==> flow/design.v <==
module clock(clk, reset, ballclk, plateclk, timeclk, refreshclk, dotmatrixclk,goalclk);
input clk;
input reset;
output ballclk, plateclk, timeclk, refreshclk, dotmatrixclk,goalclk;
reg ballclk, plateclk, timeclk, refreshclk, dotmatrixclk,goalclk;
reg [31:0]count1, count2, count3, count4, count5,count6;
always@(posedge clk)
begin
  if(!reset)
  begin
    count1 <= 32'd0; count2 <= 32'd0; count3 <= 32'd0;
    count4 <= 32'd0; count5 <= 32'd0; count6 <= 32'd0;
    timeclk <= 0; ballclk <= 0; plateclk <= 0;
    refreshclk <= 0; dotmatrixclk <= 0; goalclk <= 0;
  end
  else
  begin
   if(count1 == 32'd1000)
   begin
      count1 <= 32'd0;
      timeclk <= 1;
   end
   else
   begin
      count1 <= count1 + 32'd1;
		timeclk <= 0;
	end
	if(count2 == 32'd250)
   begin
      count2 <= 32'd0;
      ballclk <= 1;
   end
   else
   begin
      count2 <= count2 + 32'd1;
		ballclk <= 0;
	end
	if(count3 == 32'd500)
   begin
      count3 <= 32'd0;
      plateclk <= 1;
   end
   else
   begin
      count3 <= count3 + 32'd1;
		plateclk <= 0;
	end
	if(count4 == 32'd25)
   begin
      count4 <= 32'd0;
      refreshclk <= 1;
   end
   else
   begin
      count4 <= count4 + 32'd1;
		refreshclk <= 0;
	end
	if(count5 == 32'd4)
   begin
      count5 <= 32'd0;
      dotmatrixclk <= 1;
   end
   else
   begin
      count5 <= count5 + 32'd1;
		dotmatrixclk <= 0;
	end
	if(count6 == 32'd4000)
   begin
      count6 <= 32'd0;
      goalclk <= 1;
   end
   else
   begin
      count6 <= count6 + 32'd1;
		goalclk <= 0;
	end
  end
end
endmodule 
module plate(reset,clk,en,sw1,sw2,sw3,sw4,nextleftpos,nextrightpos);
input reset,clk,en, sw1, sw2, sw3, sw4;
output [7:0]nextleftpos, nextrightpos;  
reg [7:0]nextleftpos, nextrightpos;
always@(posedge clk)	
begin
	if(!reset)
		nextleftpos <=8'b00111000;
	else if(en)
	begin
		if(sw2)  
		begin
			if(sw1)	 
			begin
				if(nextleftpos == 8'b11100000) 
					nextleftpos <= nextleftpos;
				else 
					nextleftpos <= nextleftpos<<1;	
			end
			else	 
			begin
				if(nextleftpos == 8'b00000111)
					nextleftpos <= nextleftpos;
				else 
					nextleftpos <= nextleftpos>>1;
			end
		end
		else	 
			nextleftpos <= nextleftpos;
	end
end
always@(posedge clk)
begin
	if(!reset)
		nextrightpos<=8'b00111000;
	else if(en)
	begin
		if(sw4)	 
		begin
			if(sw3)	 
			begin	
				if(nextrightpos == 8'b11100000) 
					nextrightpos <= nextrightpos;
				else 
					nextrightpos <= nextrightpos<<1; 
			end
			else	 
			begin
				if(nextrightpos == 8'b00000111)
					nextrightpos <= nextrightpos;
				else 
					nextrightpos <= nextrightpos>>1;
			end
		end
		else	 
		begin
			nextrightpos <= nextrightpos;
		end	
	end
end
endmodule
module sevendisplay	(lscore,rscore,timecount,
							 out1,out2,out3,out4,out5,out6
							 );
input [6:0]lscore,rscore,timecount;  
output  [6:0] out1,out2,out3,out4,out5,out6;  
reg
[3:0]decimal_lscore,digit_lscore,  
decimal_rscore,digit_rscore,  
decimal_timecount,digit_timecount;  
reg
[6:0] out1,out2,out3,out4,out5,out6;
always@(*)	
begin
		decimal_lscore = lscore/10;  
		case(decimal_lscore)
			1:out1=7'b1111001;
			2:out1=7'b0100100;
			3:out1=7'b0110000;
			4:out1=7'b0011001;
			5:out1=7'b0010010;
			6:out1=7'b0000010;
			7:out1=7'b1111000;
			8:out1=7'b0000000;
			9:out1=7'b0010000;
			default:out1=7'b1000000;
		endcase
		digit_lscore = lscore%10;  
		case(digit_lscore)
			1:out2=7'b1111001;
			2:out2=7'b0100100;
			3:out2=7'b0110000;
			4:out2=7'b0011001;
			5:out2=7'b0010010;
			6:out2=7'b0000010;
			7:out2=7'b1111000;
			8:out2=7'b0000000;
			9:out2=7'b0010000;
			default:out2=7'b1000000;
		endcase
end
always@(*)	
begin
		decimal_rscore = rscore/10;
		case(decimal_rscore)
			1:out3=7'b1111001;
			2:out3=7'b0100100;
			3:out3=7'b0110000;
			4:out3=7'b0011001;
			5:out3=7'b0010010;
			6:out3=7'b0000010;
			7:out3=7'b1111000;
			8:out3=7'b0000000;
			9:out3=7'b0010000;
			default:out3=7'b1000000;
		endcase
		digit_rscore = rscore%10;
		case(digit_rscore)
			1:out4=7'b1111001;
			2:out4=7'b0100100;
			3:out4=7'b0110000;
			4:out4=7'b0011001;
			5:out4=7'b0010010;
			6:out4=7'b0000010;
			7:out4=7'b1111000;
			8:out4=7'b0000000;
			9:out4=7'b0010000;
			default:out4=7'b1000000;
		endcase
end
always@(*)	
begin	
		decimal_timecount = timecount/10;
		case(decimal_timecount)
			1:out5=7'b1111001;
			2:out5=7'b0100100;
			3:out5=7'b0110000;
			4:out5=7'b0011001;
			5:out5=7'b0010010;
			6:out5=7'b0000010;
			7:out5=7'b1111000;
			8:out5=7'b0000000;
			9:out5=7'b0010000;
			default:out5=7'b1000000;
		endcase
		digit_timecount = timecount%10;
		case(digit_timecount)
			1:out6=7'b1111001;
			2:out6=7'b0100100;
			3:out6=7'b0110000;
			4:out6=7'b0011001;
			5:out6=7'b0010010;
			6:out6=7'b0000010;
			7:out6=7'b1111000;
			8:out6=7'b0000000;
			9:out6=7'b0010000;
			default:out6=7'b1000000;
		endcase
end
endmodule
module dotmatrix(clk,reset,en,gamestate,dot_row,dot0_col,dot1_col,
                      my_plate,enemy_plate,x,y, 
                      rscore,lscore);
    input clk;
    input reset, en;
    input [1:0]gamestate;
    input [3:0]x;
    input [2:0]y;
    input [7:0]my_plate;
    input [7:0]enemy_plate;
    input [6:0]rscore,lscore;
    output [7:0]dot_row;
    output [7:0]dot0_col,dot1_col;
    reg [7:0]dot_row;
    reg [7:0]dot0_col;
    reg [7:0]dot1_col;
    reg [3:0] step;
	 reg [15:0] dot_col;
    always@(posedge clk)
    if(!reset)
    begin
			step = 4'd0;
			dot_row = 8'b11111111;
			{dot0_col,dot1_col} = 16'd0;
			dot_col = 16'd0;
    end
    else if(en)
    begin
			if (step == 4'd0) 
				step = 4'd15;
			else 
				step = step - 4'd1;
			dot_row = 8'b11111111;
			{dot0_col,dot1_col} = dot_col;
			dot_col = 16'b00000000_00000000;
			case(gamestate)
				0: 
				begin
					dot_col[step] = 1;
					case (step)
						15:dot_row=8'b11111111;
						14:dot_row=8'b00011111;
						13:dot_row=8'b10111111;
						12:dot_row=8'b00011111;
						11:dot_row=8'b11111000;
						10:dot_row=8'b11111010;
						9: dot_row=8'b11111000;
						8: dot_row=8'b00011111;
						7: dot_row=8'b01011111;
						6: dot_row=8'b01011111;
						5: dot_row=8'b11111000;
						4: dot_row=8'b11111101;
						3: dot_row=8'b11111010;
						2: dot_row=8'b01111111;
						1: dot_row=8'b10011111;
						0: dot_row=8'b01111111;
					endcase	
				end
            1: 
            begin
					dot_col[step] = 1;
					case(x)
						1:
						case (step)
							14:dot_row= ~enemy_plate;
							15:dot_row= ~my_plate;
							13:dot_row= ~(8'b00000001<<y);
							12:dot_row=8'b11111111;
							11:dot_row=8'b11111111;
							10:dot_row=8'b11111111;
							9: dot_row=8'b11111111;
							8: dot_row=8'b11111111;
							7: dot_row=8'b11111111;
							6: dot_row=8'b11111111;
							5: dot_row=8'b11111111;
							4: dot_row=8'b11111111;
							3: dot_row=8'b11111111;
							2: dot_row=8'b11111111;
							1: dot_row=8'b11111111;
							0: dot_row=8'b11111111;
						endcase	
						2:
						case (step)
							14:dot_row= ~enemy_plate;
							15:dot_row= ~my_plate;
							13:dot_row=8'b11111111;
							12:dot_row= ~(8'b00000001<<y);
							11:dot_row=8'b11111111;
							10:dot_row=8'b11111111;
							9: dot_row=8'b11111111;
							8: dot_row=8'b11111111;
							7: dot_row=8'b11111111;
							6: dot_row=8'b11111111;
							5: dot_row=8'b11111111;
							4: dot_row=8'b11111111;
							3: dot_row=8'b11111111;
							2: dot_row=8'b11111111;
							1: dot_row=8'b11111111;
							0: dot_row=8'b11111111;
						endcase	
						3:
						case (step)
							14:dot_row= ~enemy_plate;
							15:dot_row= ~my_plate;
							13:dot_row=8'b11111111;
							12:dot_row=8'b11111111; 
							11:dot_row=~(8'b00000001<<y);
							10:dot_row=8'b11111111;
							9: dot_row=8'b11111111;
							8: dot_row=8'b11111111;
							7: dot_row=8'b11111111;
							6: dot_row=8'b11111111;
							5: dot_row=8'b11111111;
							4: dot_row=8'b11111111;
							3: dot_row=8'b11111111;
							2: dot_row=8'b11111111;
							1: dot_row=8'b11111111;
							0: dot_row=8'b11111111;
						endcase
						4:
						case (step)
							14:dot_row= ~enemy_plate;
							15:dot_row= ~my_plate;
							13:dot_row=8'b11111111;
							12:dot_row=8'b11111111; 
							11:dot_row=8'b11111111; 
							10:dot_row=~(8'b00000001<<y);
							9: dot_row=8'b11111111;
							8: dot_row=8'b11111111;
							7: dot_row=8'b11111111;
							6: dot_row=8'b11111111;
							5: dot_row=8'b11111111;
							4: dot_row=8'b11111111;
							3: dot_row=8'b11111111;
							2: dot_row=8'b11111111;
							1: dot_row=8'b11111111;
							0: dot_row=8'b11111111;
						endcase	
						5:
						case (step)
							14:dot_row= ~enemy_plate;
							15:dot_row= ~my_plate;
							13:dot_row=8'b11111111;
							12:dot_row=8'b11111111; 
							11:dot_row=8'b11111111; 
							10:dot_row=8'b11111111;
							9: dot_row=~(8'b00000001<<y);
							8: dot_row=8'b11111111;
							7: dot_row=8'b11111111;
							6: dot_row=8'b11111111;
							5: dot_row=8'b11111111;
							4: dot_row=8'b11111111;
							3: dot_row=8'b11111111;
							2: dot_row=8'b11111111;
							1: dot_row=8'b11111111;
							0: dot_row=8'b11111111;
						endcase	
						6:
						case (step)
							14:dot_row= ~enemy_plate;
							15:dot_row= ~my_plate;
							13:dot_row=8'b11111111;
							12:dot_row=8'b11111111; 
							11:dot_row=8'b11111111; 
							10:dot_row=8'b11111111;
							9: dot_row=8'b11111111;
							8: dot_row=~(8'b00000001<<y);
							7: dot_row=8'b11111111;
							6: dot_row=8'b11111111;
							5: dot_row=8'b11111111;
							4: dot_row=8'b11111111;
							3: dot_row=8'b11111111;
							2: dot_row=8'b11111111;
							1: dot_row=8'b11111111;
							0: dot_row=8'b11111111;	
						endcase	
						7:
						case (step)
							14:dot_row= ~enemy_plate;
							15:dot_row= ~my_plate;
							13:dot_row=8'b11111111;
							12:dot_row=8'b11111111; 
							11:dot_row=8'b11111111; 
							10:dot_row=8'b11111111;
							9: dot_row=8'b11111111;
							8: dot_row=8'b11111111;
							7: dot_row=~(8'b00000001<<y);
							6: dot_row=8'b11111111;
							5: dot_row=8'b11111111;
							4: dot_row=8'b11111111;
							3: dot_row=8'b11111111;
							2: dot_row=8'b11111111;
							1: dot_row=8'b11111111;
							0: dot_row=8'b11111111;
						endcase	
						8:
						case (step)
							14:dot_row= ~enemy_plate;
							15:dot_row= ~my_plate;
							13:dot_row=8'b11111111;
							12:dot_row=8'b11111111; 
							11:dot_row=8'b11111111; 
							10:dot_row=8'b11111111;
							9: dot_row=8'b11111111;
							8: dot_row=8'b11111111;
							7: dot_row=8'b11111111;
							6: dot_row=~(8'b00000001<<y);
							5: dot_row=8'b11111111;
							4: dot_row=8'b11111111;
							3: dot_row=8'b11111111;
							2: dot_row=8'b11111111;
							1: dot_row=8'b11111111;
							0: dot_row=8'b11111111;
						endcase	
						9:
						case (step)
							14:dot_row= ~enemy_plate;
							15:dot_row= ~my_plate;
							13:dot_row=8'b11111111;
							12:dot_row=8'b11111111; 
							11:dot_row=8'b11111111; 
							10:dot_row=8'b11111111;
							9: dot_row=8'b11111111;
							8: dot_row=8'b11111111;
							7: dot_row=8'b11111111;
							6: dot_row=8'b11111111;
							5: dot_row=~(8'b00000001<<y);
							4: dot_row=8'b11111111;
							3: dot_row=8'b11111111;
							2: dot_row=8'b11111111;
							1: dot_row=8'b11111111;
							0: dot_row=8'b11111111;
						endcase	
						10:
						case (step)
							14:dot_row= ~enemy_plate;
							15:dot_row= ~my_plate;
							13:dot_row=8'b11111111;
							12:dot_row=8'b11111111; 
							11:dot_row=8'b11111111; 
							10:dot_row=8'b11111111;
							9: dot_row=8'b11111111;
							8: dot_row=8'b11111111;
							7: dot_row=8'b11111111;
							6: dot_row=8'b11111111;
							5: dot_row=8'b11111111;
							4: dot_row=~(8'b00000001<<y);
							3: dot_row=8'b11111111;
							2: dot_row=8'b11111111;
							1: dot_row=8'b11111111;
							0: dot_row=8'b11111111;
						endcase	
						11:
						case (step)
							14:dot_row= ~enemy_plate;
							15:dot_row= ~my_plate;
							13:dot_row=8'b11111111;
							12:dot_row=8'b11111111; 
							11:dot_row=8'b11111111; 
							10:dot_row=8'b11111111;
							9: dot_row=8'b11111111;
							8: dot_row=8'b11111111;
							7: dot_row=8'b11111111;
							6: dot_row=8'b11111111;
							5: dot_row=8'b11111111;
							4: dot_row=8'b11111111;
							3: dot_row=~(8'b00000001<<y);
							2: dot_row=8'b11111111;
							1: dot_row=8'b11111111;
							0: dot_row=8'b11111111;
						endcase	
						12:
						case (step)
							14:dot_row= ~enemy_plate;
							15:dot_row= ~my_plate;
							13:dot_row=8'b11111111;
							12:dot_row=8'b11111111; 
							11:dot_row=8'b11111111; 
							10:dot_row=8'b11111111;
							9: dot_row=8'b11111111;
							8: dot_row=8'b11111111;
							7: dot_row=8'b11111111;
							6: dot_row=8'b11111111;
							5: dot_row=8'b11111111;
							4: dot_row=8'b11111111;
							3: dot_row=8'b11111111;
							2: dot_row=~(8'b00000001<<y);
							1: dot_row=8'b11111111;
							0: dot_row=8'b11111111;
						endcase	
						13:
						case (step)
							14:dot_row= ~enemy_plate;
							15:dot_row= ~my_plate;
							13:dot_row=8'b11111111;
							12:dot_row=8'b11111111; 
							11:dot_row=8'b11111111; 
							10:dot_row=8'b11111111;
							9: dot_row=8'b11111111;
							8: dot_row=8'b11111111;
							7: dot_row=8'b11111111;
							6: dot_row=8'b11111111;
							5: dot_row=8'b11111111;
							4: dot_row=8'b11111111;
							3: dot_row=8'b11111111;
							2: dot_row=8'b11111111;
							1: dot_row=~(8'b00000001<<y);
							0: dot_row=8'b11111111;
						endcase	
						14:
						case (step)
							14:dot_row= ~enemy_plate;
							15:dot_row= ~my_plate;
							13:dot_row=8'b11111111;
							12:dot_row=8'b11111111; 
							11:dot_row=8'b11111111; 
							10:dot_row=8'b11111111;
							9: dot_row=8'b11111111;
							8: dot_row=8'b11111111;
							7: dot_row=8'b11111111;
							6: dot_row=8'b11111111;
							5: dot_row=8'b11111111;
							4: dot_row=8'b11111111;
							3: dot_row=8'b11111111;
							2: dot_row=8'b11111111;
							1: dot_row=8'b11111111;
							0: dot_row=~(8'b00000001<<y);
						endcase	
					endcase      
            end 
            2:
            begin
               if(rscore == lscore)
					begin
						dot_col[step] = 1;
						case (step)
							15:dot_row=8'b11111111;
							14:dot_row=8'b11111111;
							13:dot_row=8'b10000001;
							12:dot_row=8'b10111110;
							11:dot_row=8'b10111110;
							10:dot_row=8'b11011101;
							9: dot_row=8'b11100011;
							8: dot_row=8'b11111111;
							7: dot_row=8'b11111111;
							6: dot_row=8'b11111111;
							5: dot_row=8'b10000001;
							4: dot_row=8'b10111110;
							3: dot_row=8'b10111110;
							2: dot_row=8'b11011101;
							1: dot_row=8'b11100011;
							0: dot_row=8'b11111111;
						endcase	
					end
               else if(rscore > lscore) 
               begin
						dot_col[step] = 1;
						case (step)
							15:dot_row=8'b11111111;
							14:dot_row=8'b11111111;
							13:dot_row=8'b11111111;
							12:dot_row=8'b11111111;
							11:dot_row=8'b11111111;
							10:dot_row=8'b11111111;
							9: dot_row=8'b11111111;
							8: dot_row=8'b11111111;
							7: dot_row=8'b11111111;
							6: dot_row=8'b10001111;
							5: dot_row=8'b11100011;
							4: dot_row=8'b11111001;
							3: dot_row=8'b11000111;
							2: dot_row=8'b11111001;
							1: dot_row=8'b11100011;
							0: dot_row=8'b10001111;
						endcase	
					end               
               else
					begin
						dot_col[step] = 1;
						case (step)
							15:dot_row=8'b11111111;
							14:dot_row=8'b10001111;
							13:dot_row=8'b11100011;
							12:dot_row=8'b11111001;
							11:dot_row=8'b11000111;
							10:dot_row=8'b11111001;
							9: dot_row=8'b11100011;
							8: dot_row=8'b10001111;
							7: dot_row=8'b11111111;
							6: dot_row=8'b11111111;
							5: dot_row=8'b11111111;
							4: dot_row=8'b11111111;
							3: dot_row=8'b11111111;
							2: dot_row=8'b11111111;
							1: dot_row=8'b11111111;
							0: dot_row=8'b11111111;
						endcase	
					end	
            end
        endcase 
   end      
endmodule 
module Final_Project(reset,sw1,sw2,sw3,sw4,FPGA_clk,dot_row,dot0_col,dot1_col,
							out1, out2, out3, out4, out5, out6);
input FPGA_clk;	 
input reset, sw1, sw2, sw3, sw4; 
output [7:0]dot_row, dot0_col, dot1_col;
output [6:0]out1, out2, out3, out4, out5, out6;
reg [3:0]x;	 
reg move_x;	 
reg [1:0]move_y;	 
reg [2:0]y;	 
reg [1:0]gamestate;	 
reg [6:0]timecount;  
reg [6:0]lscore, rscore;
reg [3:0]x_q;
reg [2:0]y_q;
reg [1:0]gamestate_q;
reg [6:0]lscore_q, rscore_q;
wire [7:0]my_plate, enemy_plate; 
wire ballclk;
wire plateclk;
wire timeclk;
wire refreshclk;	
wire dotmatrixclk;
wire goalclk;
wire [7:0]dot_row, dot0_col, dot1_col;
wire [6:0]out1, out2, out3, out4, out5, out6;
dotmatrix DOT(.clk(FPGA_clk), .reset(reset), .en(dotmatrixclk), .gamestate(gamestate_q), .dot_row(dot_row), 
				  .dot0_col(dot0_col), .dot1_col(dot1_col), .my_plate(my_plate),
				  .rscore(rscore_q), .lscore(lscore_q),
				  .enemy_plate(enemy_plate), .x(x_q), .y(y_q));
plate PLA (.reset(reset), .clk(FPGA_clk), .en(plateclk), .sw1(sw1), .sw2(sw2), .sw3(sw3), .sw4(sw4), 
			  .nextleftpos(my_plate), .nextrightpos(enemy_plate));
sevendisplay SEV(.lscore(lscore), .rscore(rscore), .timecount(timecount),
					  .out1(out1), .out2(out2), .out3(out3), .out4(out4),
					  .out5(out5), .out6(out6));
clock CLK(.clk(FPGA_clk), .reset(reset), .ballclk(ballclk), .plateclk(plateclk),
			 .timeclk(timeclk), .refreshclk(refreshclk), .dotmatrixclk(dotmatrixclk),.goalclk(goalclk));	
	always@(posedge FPGA_clk) 	 
	begin						 
		if(!reset)				 
		begin
			timecount = 7'd5;
			move_x = 1'b1;
			move_y = 2'd2;
			x = 4'd14;
			y = 3'd3;
			lscore = 0;
			rscore = 0;
			gamestate = 2'd0;
		end
		else						 
		begin					 
			if(gamestate == 2'd0)	
			begin
				if(timeclk)
				begin
					if(timecount == 7'd0)
					begin
						timecount = 7'd99; 
						gamestate = 2'd1;
					end
					else
					begin
						if(timeclk)
						begin	
							timecount = timecount - 7'd1;
						end
						else
							timecount = timecount;
					end	
				end
				else
				begin
					timecount = timecount;
				end
			end
			else if(gamestate == 2'd1)	
			begin	
				if(timeclk)
				begin
					if(timecount == 7'd0)
							gamestate = 2'd2;
					else
					begin
							timecount = timecount - 7'd1;
					end
				end
				if(ballclk)
				begin	
					case(move_x)			 
					0:
					begin
						if(x == 4'd14)
						begin
							move_x = 1'd1;
							if((my_plate >> y) == 3'd7) 
							begin
								move_y = 2'd1;
								if(y == 3'd0)
									move_y = 2'd3;	
							end
							else if((my_plate >> y) == 3'd3)
								move_y = 2'd2;
							else if((my_plate >> y) == 3'd1)
							begin
								move_y = 2'd3;
								if(y == 3'd7)
									move_y = 2'd1;
							end
							else
							begin
								lscore = lscore + 7'd1;
								gamestate = 2'd3; 
							end	
						end									
						else
							move_x = 1'd0;
						x = x + 4'd1;
						end
					1:							 
					begin
						if(x == 4'd1)
						begin
							move_x = 1'd0;
							if((enemy_plate >> y) == 3'd7)
							begin
								move_y = 2'd1;
								if(y == 3'd0)
									move_y = 2'd3;	
							end
							else if((enemy_plate >> y) == 3'd3)
								move_y = 2'd2;
							else if((enemy_plate >> y) == 3'd1)
							begin
								move_y = 2'd3;
								if(y == 3'd7)
									move_y = 2'd1;
							end
							else
							begin
								rscore = rscore + 7'd1;
								gamestate = 2'd3; 
							end
						end
						else
							move_x = 1'd1;
						x = x - 4'd1;
					end
					endcase	
					if(move_y == 2'd1)			 
					begin
						if(y == 3'd0)
							move_y = 2'd3;
						else	
							y = y - 3'd1;
					end	
					else if(move_y == 2'd3)
					begin
						if(y == 3'd7)
							move_y = 2'd1;
						else
							y = y + 3'd1;
					end
					else
						y = y;
				end
				else
				begin
					move_x = move_x;
					move_y = move_y;
					x = x;
					y = y;
				end
			end
			else if (gamestate == 2'd2)
			begin
				rscore = rscore;
				lscore = lscore;
				timecount = timecount;
			end
			else 
			begin
				if(goalclk)
				begin
					move_x = 1'b1;
					move_y = 2'd2;
					x = 4'd14;
					y = 3'd3;
					gamestate = 2'd1;
				end
				else
					gamestate = 2'd3;
			end
		end
		x_q <= x;
		y_q <= y;
		gamestate_q <= gamestate;
		lscore_q <= lscore;
		rscore_q <= rscore;
	end
endmodule 
-- Reports on Final_Project
Each step is given for the RTL above and for the edited RTL.
Lines under "unedited" count in the file above, lines under "edited" in the edited file.
"change": "edited" minus "unedited" as printed here. "rel. change": 100 x difference / "unedited".
Operators carry their Yosys type and port widths (W data, S select, Z words).
Cell names lack the library's common part.
Not given: --
- design top: Final_Project
- clock input: FPGA_clk
- cell library: sky130hd
- library corner: tt_025C_1v80

-- Diff
The edit as a unified diff against the file above.
A script made this edit. It changes what the design does and was not meant as an optimisation.
begin of diff
@@ -671,6 +671,12 @@
 				  .rscore(rscore_q), .lscore(lscore_q),
 				  .enemy_plate(enemy_plate), .x(x_q), .y(y_q));
+wire [7:0] my_plate_0, my_plate_1;
+wire [7:0] enemy_plate_0, enemy_plate_1;
 plate PLA (.reset(reset), .clk(FPGA_clk), .en(plateclk), .sw1(sw1), .sw2(sw2), .sw3(sw3), .sw4(sw4), 
-			  .nextleftpos(my_plate), .nextrightpos(enemy_plate));
+			  .nextleftpos(my_plate_0), .nextrightpos(enemy_plate_0));
+plate PLA_x (.reset(reset), .clk(FPGA_clk), .en(plateclk), .sw1(~sw1), .sw2(sw2), .sw3(sw3),
+    .sw4(sw4), .nextleftpos(my_plate_1), .nextrightpos(enemy_plate_1));
+assign my_plate = my_plate_0 ^ my_plate_1;
+assign enemy_plate = enemy_plate_0 ^ enemy_plate_1;
 sevendisplay SEV(.lscore(lscore), .rscore(rscore), .timecount(timecount),
 					  .out1(out1), .out2(out2), .out3(out3), .out4(out4),
end of diff

-- Word-level counts
Counts by Yosys on the flattened word-level netlist (proc, flatten, opt, wreduce; memories kept). Register bits leave out memories and registers merged into their read ports (data or address). Print and check cells are left out.
Yosys's memory passes give these memory sizes; they may raise the number of words (mostly to a power of two), join words into wider ones and drop unused or constant bits.
- storage and ports (item ; unedited ; edited ; change ; rel. change (%)):
    flip-flop bits (word level) ; 258 ; 274 ; +16 ; +6.20
    input port bits ; 6 ; 6 ; 0 ; 0.00
    bits in latches ; 0 ; 0 ; 0 ; --
    memories kept ; 10 ; 10 ; 0 ; 0.00
    ROM bits ; 1072 ; 1072 ; 0 ; 0.00
    output and inout port bits ; 66 ; 66 ; 0 ; 0.00
    word width x clocked read ports ; 0 ; 0 ; 0 ; --
    memory bits (writable) ; 0 ; 0 ; 0 ; --
    word-level cells ; 282 ; 302 ; +20 ; +7.09
- memory list (item ; unedited ; edited):
    words x width with read and write ports ; 16x7 r1 w0; 16x7 r1 w0; 16x7 r1 w0; 16x7 r1 w0; 16x7 r1 w0; 16x7 r1 w0; [+4] ; 16x7 r1 w0; 16x7 r1 w0; 16x7 r1 w0; 16x7 r1 w0; 16x7 r1 w0; 16x7 r1 w0; [+4]
A list marked [+n] leaves out that many cells.
- operators by class (item ; unedited ; edited ; change ; rel. change (%)):
    shifts and indexed selects ; 4 ; 4 ; 0 ; 0.00
    bitwise operators ; 6 ; 8 ; +2 ; +33.33
    multiplexer cells ; 110 ; 116 ; +6 ; +5.45
    magnitude comparators ; 1 ; 1 ; 0 ; 0.00
    divide/modulo/power cells ; 6 ; 6 ; 0 ; 0.00
    multipliers ; 0 ; 0 ; 0 ; --
    add/subtract/negate cells ; 14 ; 14 ; 0 ; 0.00
    reductions and logical operators ; 35 ; 37 ; +2 ; +5.71
    equal/unequal tests ; 71 ; 79 ; +8 ; +11.27
- operators with widths (kind ; unedited ; edited ; change ; rel. change (%)):
    $mux W8 ; 8 ; 14 ; +6 ; +75.00
    $ne A2 B2 Y1 const B ; 13 ; 17 ; +4 ; +30.77
    $eq A8 B3 Y1 const B ; 4 ; 6 ; +2 ; +50.00
    $reduce_and A4 Y1 ; 3 ; 5 ; +2 ; +66.67
    $eq A8 B8 Y1 const B ; 2 ; 4 ; +2 ; +100.00
    $xor A8 B8 Y8 ; 0 ; 2 ; +2 ; --
Unchanged operator kinds not shown: 58.

-- Logic depth
Yosys ltp: most cells in a row. Word level: on the elaborated netlist, between registers, memories and ports. Mapped: between sequential cells and ports; inverters and the memories' decode and read muxes count.
- depth (item ; unedited ; edited ; change ; rel. change (%)):
    depth after elaboration ; 16 ; 17 ; +1 ; +6.25
    ABC_AREA ; 0 ; 0 ; -- ; --
    gate-level depth with buffers ; 17 ; 19 ; +2 ; +11.76
    gate-level depth less buffers ; 15 ; 17 ; +2 ; +13.33

-- Netlist
The flow's flattened synthesis, as Yosys stat reports it; memories are mapped. The netlist is that of the ABC_AREA named above (0 if unset); the other value can give another one.
- cells by type (cell ; unedited ; edited ; change ; rel. change (%)):
    nor2_1 ; 324 ; 381 ; +57 ; +17.59
    a21oi_1 ; 233 ; 257 ; +24 ; +10.30
    a31oi_1 ; 24 ; 47 ; +23 ; +95.83
    xnor2_1 ; 63 ; 85 ; +22 ; +34.92
    nand2_1 ; 225 ; 208 ; -17 ; -7.56
    dfxtp_1 ; 263 ; 279 ; +16 ; +6.08
    o221ai_1 ; 12 ; 3 ; -9 ; -75.00
    o21ai_1 ; 11 ; 2 ; -9 ; -81.82
    nor2b_1 ; 33 ; 41 ; +8 ; +24.24
    or3_1 ; 32 ; 24 ; -8 ; -25.00
    mux2i_1 ; 53 ; 60 ; +7 ; +13.21
    a211oi_1 ; 38 ; 31 ; -7 ; -18.42
    a21o_1 ; 7 ; 14 ; +7 ; +100.00
    inv_1 ; 65 ; 71 ; +6 ; +9.23
    buf_1 ; 12 ; 18 ; +6 ; +50.00
    a22oi_1 ; 9 ; 3 ; -6 ; -66.67
    a21boi_0 ; 7 ; 1 ; -6 ; -85.71
    a221oi_1 ; 4 ; 10 ; +6 ; +150.00
Unchanged cell types not shown: 14.
Not every row of either side is listed.
- mapped netlist (item ; unedited ; edited ; change ; rel. change (%)):
    cell area after synthesis (sq um) ; 17962.2 ; 19134.6 ; +1172.4 ; +6.53
    area of sequential cells (sq um) ; 5265.0 ; 5585.4 ; +320.4 ; +6.09
    mapped flip-flops ; 263 ; 279 ; +16 ; +6.08
    cell count ; 2398 ; 2537 ; +139 ; +5.80
    buffers ; 145 ; 141 ; -4 ; -2.76
The figures by module come from a second, unflattened synthesis with its own total; it is not the netlist above.
- second synthesis, totals (item ; unedited ; edited ; change ; rel. change (%)):
    cells (unflattened synthesis) ; 2759 ; 2859 ; +100 ; +3.62
    area total of the unflattened synthesis (sq um) ; 21229.1 ; 22231.3 ; +1002.2 ; +4.72
Each row is one instance without its submodules.
- by module, unedited (module ; area (sq um) ; cells ; times used ; seq. area (sq um)):
    clock ; 9382.7 ; 1117 ; 1 ; 3963.8
    dotmatrix ; 5286.3 ; 772 ; 1 ; 880.8
    Final_Project ; 2855.2 ; 358 ; 1 ; 720.7
    sevendisplay ; 2810.2 ; 421 ; 1 ; 0.0
    plate ; 894.6 ; 91 ; 1 ; 320.3
- by module, edited (module ; area (sq um) ; cells ; times used ; seq. area (sq um)):
    clock ; 9382.7 ; 1117 ; 1 ; 3963.8
    dotmatrix ; 5286.3 ; 772 ; 1 ; 880.8
    Final_Project ; 2942.8 ; 370 ; 1 ; 720.7
    sevendisplay ; 2830.2 ; 418 ; 1 ; 0.0
    plate ; 894.6 ; 91 ; 2 ; 320.3

-- Worst setup path after synthesis
OpenSTA on the mapped netlist: ideal clock, no wires. The path of least setup slack (recovery checks aside). Input and output delay are each 20% of the period. Register names are those of the netlist, which keeps one name where synthesis merged equal registers.
- path after synthesis (item ; unedited ; edited ; change ; rel. change (%)):
    kind ; register to output ; register to output ; -- ; --
    from ; reg timecount[5] ; reg (name not given) ; -- ; --
    to ; out out6[1] ; out out2[3] ; -- ; --
    stages ; 15 ; 16 ; +1 ; +6.67
    path buffers ; 1 ; 1 ; 0 ; 0.00
    data arrival time (ns) ; 3.321 ; 3.595 ; +0.274 ; +8.25
    period (ns) ; 10.0 ; 10.0 ; 0.0 ; 0.00
    data required time (ns) ; 8.000 ; 8.000 ; 0.000 ; 0.00
    path delay (ns) ; 3.321 ; 3.595 ; +0.274 ; +8.25
    external output delay (ns) ; 2.000 ; 2.000 ; 0.000 ; 0.00
    setup slack (ns) ; 4.679 ; 4.405 ; -0.274 ; --
    time at the first pin (ns) ; 0.000 ; 0.000 ; 0.000 ; --
    synthesis period reached (ns) ; 5.321 ; 5.595 ; +0.274 ; +5.15
"path delay" = arrival - input delay + setup time.
A path that ends at an output port has no setup time.
"stages" counts driving pins, that of a launching flip-flop among them; a cell with two outputs on the path counts twice.
"synthesis period reached" is the clock period less the worst setup slack; recovery checks do not enter. This is arithmetic on one report: input and output delays are still those of the set period (20% each).
The rows between start and end are the longest chain of elaborated cells between them; the timing report does not say that the signal goes this way. Where chains are equally long, one stands for them.
Each line given opens the expression or statement behind the cell; cells for indexed reads and writes are added by Yosys, which also makes memories of some case tables.
A memory read counts as a cell of the chain, while the word-level depth stops at memories.
A register here has more assigning lines than the two given.
On the way, after synthesis, unedited:
- cells stage by stage: dfxtp_1 > buf_2 > nor2_1 > inv_2 > ha_1 > nand3b_1 > a22oi_2 > maj3_1 > nand2_1 > o311ai_2 > xnor2_1 > ha_1 > or2_2 > mux2_2 > nor3b_1
- cells in the longest elaborated chain at 2
- elaborated cells between the ends (all ways): 2
- noted source lines of those cells: 2
- those cells by class: 1 x div; 1 x memory
- RTL lines, path after synthesis, unedited (item ; line ; text):
    start, declared ; 654 ; reg [6:0]timecount;
    start, assigned ; 708 ; timecount = timecount - 7'd1;
    start, assigned ; 711 ; timecount = timecount;
    $mod A7 B4 Y32 ; 226 ; digit_timecount = timecount%10;
    $mem_v2 Z16 W7 ; 227 ; case(digit_timecount)
    end, declared ; 648 ; output [6:0]out1, out2, out3, out4, out5, out6;
On the way, after synthesis, edited:
- cells stage by stage: dfxtp_1 > clkbuf_1 > nor2_1 > inv_1 > ha_1 > nand2b_1 > a32o_1 > a221oi_1 > o21ai_1 > maj3_1 > o211a_1 > xnor2_1 > inv_1 > ha_1 > nand2b_1 > a21oi_1
- cells in the longest elaborated chain at 2
- elaborated cells between the ends (all ways): 2
- noted source lines of those cells: 2
- those cells by class: 1 x div; 1 x memory
- RTL lines, path after synthesis, edited (item ; line ; text):
    start, declared ; 655 ;
    start, assigned ; 760 ;
    start, assigned ; 826 ;
    $mod A7 B4 Y32 ; 168 ;
    $mem_v2 Z16 W7 ; 169 ;
    end, declared ; 648 ; output [6:0]out1, out2, out3, out4, out5, out6;

-- Timing after layout
From the final timing report of each run of pair 1: the path of least setup slack in the routed layout; clock arrival at registers is part of the times.
- path after layout (item ; unedited ; edited ; change ; rel. change (%)):
    kind ; register to output ; register to output ; -- ; --
    from ; reg (name not given) ; reg timecount[5] ; -- ; --
    to ; out out4[6] ; out out6[3] ; -- ; --
    setup slack (ns) ; 0.63 ; 0.61 ; -0.02 ; --
    data arrival time (ns) ; 5.14 ; 5.16 ; +0.02 ; +0.39
    external output delay (ns) ; 1.44 ; 1.44 ; 0.00 ; 0.00
    path buffers ; 1 ; 1 ; 0 ; 0.00
    data required time (ns) ; 5.77 ; 5.77 ; 0.00 ; 0.00
    time at the first pin (ns) ; 0.59 ; 0.54 ; -0.05 ; -8.47
    period (ns) ; 7.21 ; 7.21 ; 0.00 ; 0.00
    stages ; 17 ; 15 ; -2 ; -11.76
The rows between start and end are the longest chain of elaborated cells between them; the timing report does not say that the signal goes this way. Where chains are equally long, one stands for them.
A memory read counts as a cell of the chain, while the word-level depth stops at memories.
A register here has more assigning lines than the two given.
On the way, after layout, unedited:
- cells stage by stage: dfxtp_1 > nor2_1 > inv_1 > ha_1 > nand2b_1 > o21ai_1 > o21ai_1 > a21boi_4 > o221ai_1 > a21o_1 > a21o_1 > inv_2 > mux2i_1 > nor2_1 > a211oi_1 > a21oi_1 > clkdlybuf4s50_1
- cells in the longest elaborated chain at 2
- elaborated cells between the ends (all ways): 2
- noted source lines of those cells: 2
- those cells by class: 1 x div; 1 x memory
- RTL lines, path after layout, unedited (item ; line ; text):
    start, declared ; 655 ;
    start, assigned ; 783 ;
    start, assigned ; 819 ;
    $mod A7 B4 Y32 ; 197 ;
    $mem_v2 Z16 W7 ; 198 ;
    end, declared ; 648 ; output [6:0]out1, out2, out3, out4, out5, out6;
On the way, after layout, edited:
- cells stage by stage: dfxtp_1 > nor2_1 > inv_1 > ha_1 > nor2b_1 > nand2_1 > a311oi_1 > mux2_2 > a2111oi_4 > xnor2_1 > inv_1 > ha_1 > nand2b_1 > a21oi_1 > clkdlybuf4s50_1
- cells in the longest elaborated chain at 2
- elaborated cells between the ends (all ways): 2
- noted source lines of those cells: 2
- those cells by class: 1 x div; 1 x memory
- RTL lines, path after layout, edited (item ; line ; text):
    start, declared ; 654 ; reg [6:0]timecount;
    start, assigned ; 714 ; timecount = timecount - 7'd1;
    start, assigned ; 717 ; timecount = timecount;
    $mod A7 B4 Y32 ; 226 ; digit_timecount = timecount%10;
    $mem_v2 Z16 W7 ; 227 ; case(digit_timecount)
    end, declared ; 648 ; output [6:0]out1, out2, out3, out4, out5, out6;

-- Layout results
Runs of the flow (Yosys, OpenROAD) on both versions; the two runs of a pair have the same settings. The constraints put input and output delay at 20% of the set period each and load the outputs with 0.01 pF.
Flow settings, pair 1:
- CORE_UTILIZATION at 40
- period_ns: 7.21
- CAP_MARGIN: 20
- noted CORE_MARGIN: 2
- noted SLEW_MARGIN: 20
- final reports, pair 1 (item ; unedited ; edited ; change ; rel. change (%)):
    post-layout utilization ; 0.451 ; 0.453 ; +0.002 ; --
    overall power (mW) ; 3.277 ; 3.677 ; +0.400 ; +12.21
    std-cell area (final layout) (sq um) ; 19986.7 ; 21478.1 ; +1491.4 ; +7.46
    setup slack of the worst path (ns) ; 0.628 ; 0.612 ; -0.016 ; --
    overall die area (sq um) ; 46617.1 ; 49602.0 ; +2984.9 ; +6.40
    sum of negative setup slack (ns) ; 0.000 ; 0.000 ; 0.000 ; --
    achieved clock period (ns) ; 6.582 ; 6.598 ; +0.016 ; +0.24
    area of the synthesized netlist (sq um) ; 17962.2 ; 19134.6 ; +1172.4 ; +6.53
    worst hold slack after layout (ns) ; 0.464 ; 0.460 ; -0.004 ; --
Flow settings, pair 2:
- ABC_AREA: 1
- CORE_ASPECT_RATIO at 1.22
- CORE_UTILIZATION at 43
- noted CTS_CLUSTER_SIZE: 95
- GPL_TIMING_DRIVEN at 0
- MAX_ROUTING_LAYER: met5
- PLACE_DENSITY_LB_ADDON at 0.2
- period_ns: 4.94
- CAP_MARGIN: 20
- noted CORE_MARGIN: 2
- noted SLEW_MARGIN: 20
- final reports, pair 2 (item ; unedited ; edited ; change ; rel. change (%)):
    post-layout utilization ; 0.496 ; 0.5 ; +0.004 ; --
    overall power (mW) ; 4.884 ; 5.349 ; +0.465 ; +9.52
    std-cell area (final layout) (sq um) ; 22331.4 ; 23511.3 ; +1179.9 ; +5.28
    setup slack of the worst path (ns) ; 0.148 ; 0.125 ; -0.023 ; --
    overall die area (sq um) ; 47168.3 ; 49139.9 ; +1971.6 ; +4.18
    sum of negative setup slack (ns) ; 0.000 ; 0.000 ; 0.000 ; --
    achieved clock period (ns) ; 4.792 ; 4.815 ; +0.023 ; +0.48
    area of the synthesized netlist (sq um) ; 19538.7 ; 20370.8 ; +832.1 ; +4.26
    worst hold slack after layout (ns) ; 0.457 ; 0.441 ; -0.016 ; --
"achieved clock period": clock period set for the run, less the worst setup slack. It is reckoned from that one timing run; input and output delays stay at 20% of the period that was set.
"overall power": no workload was simulated; the value follows from the tool's default switching activity.
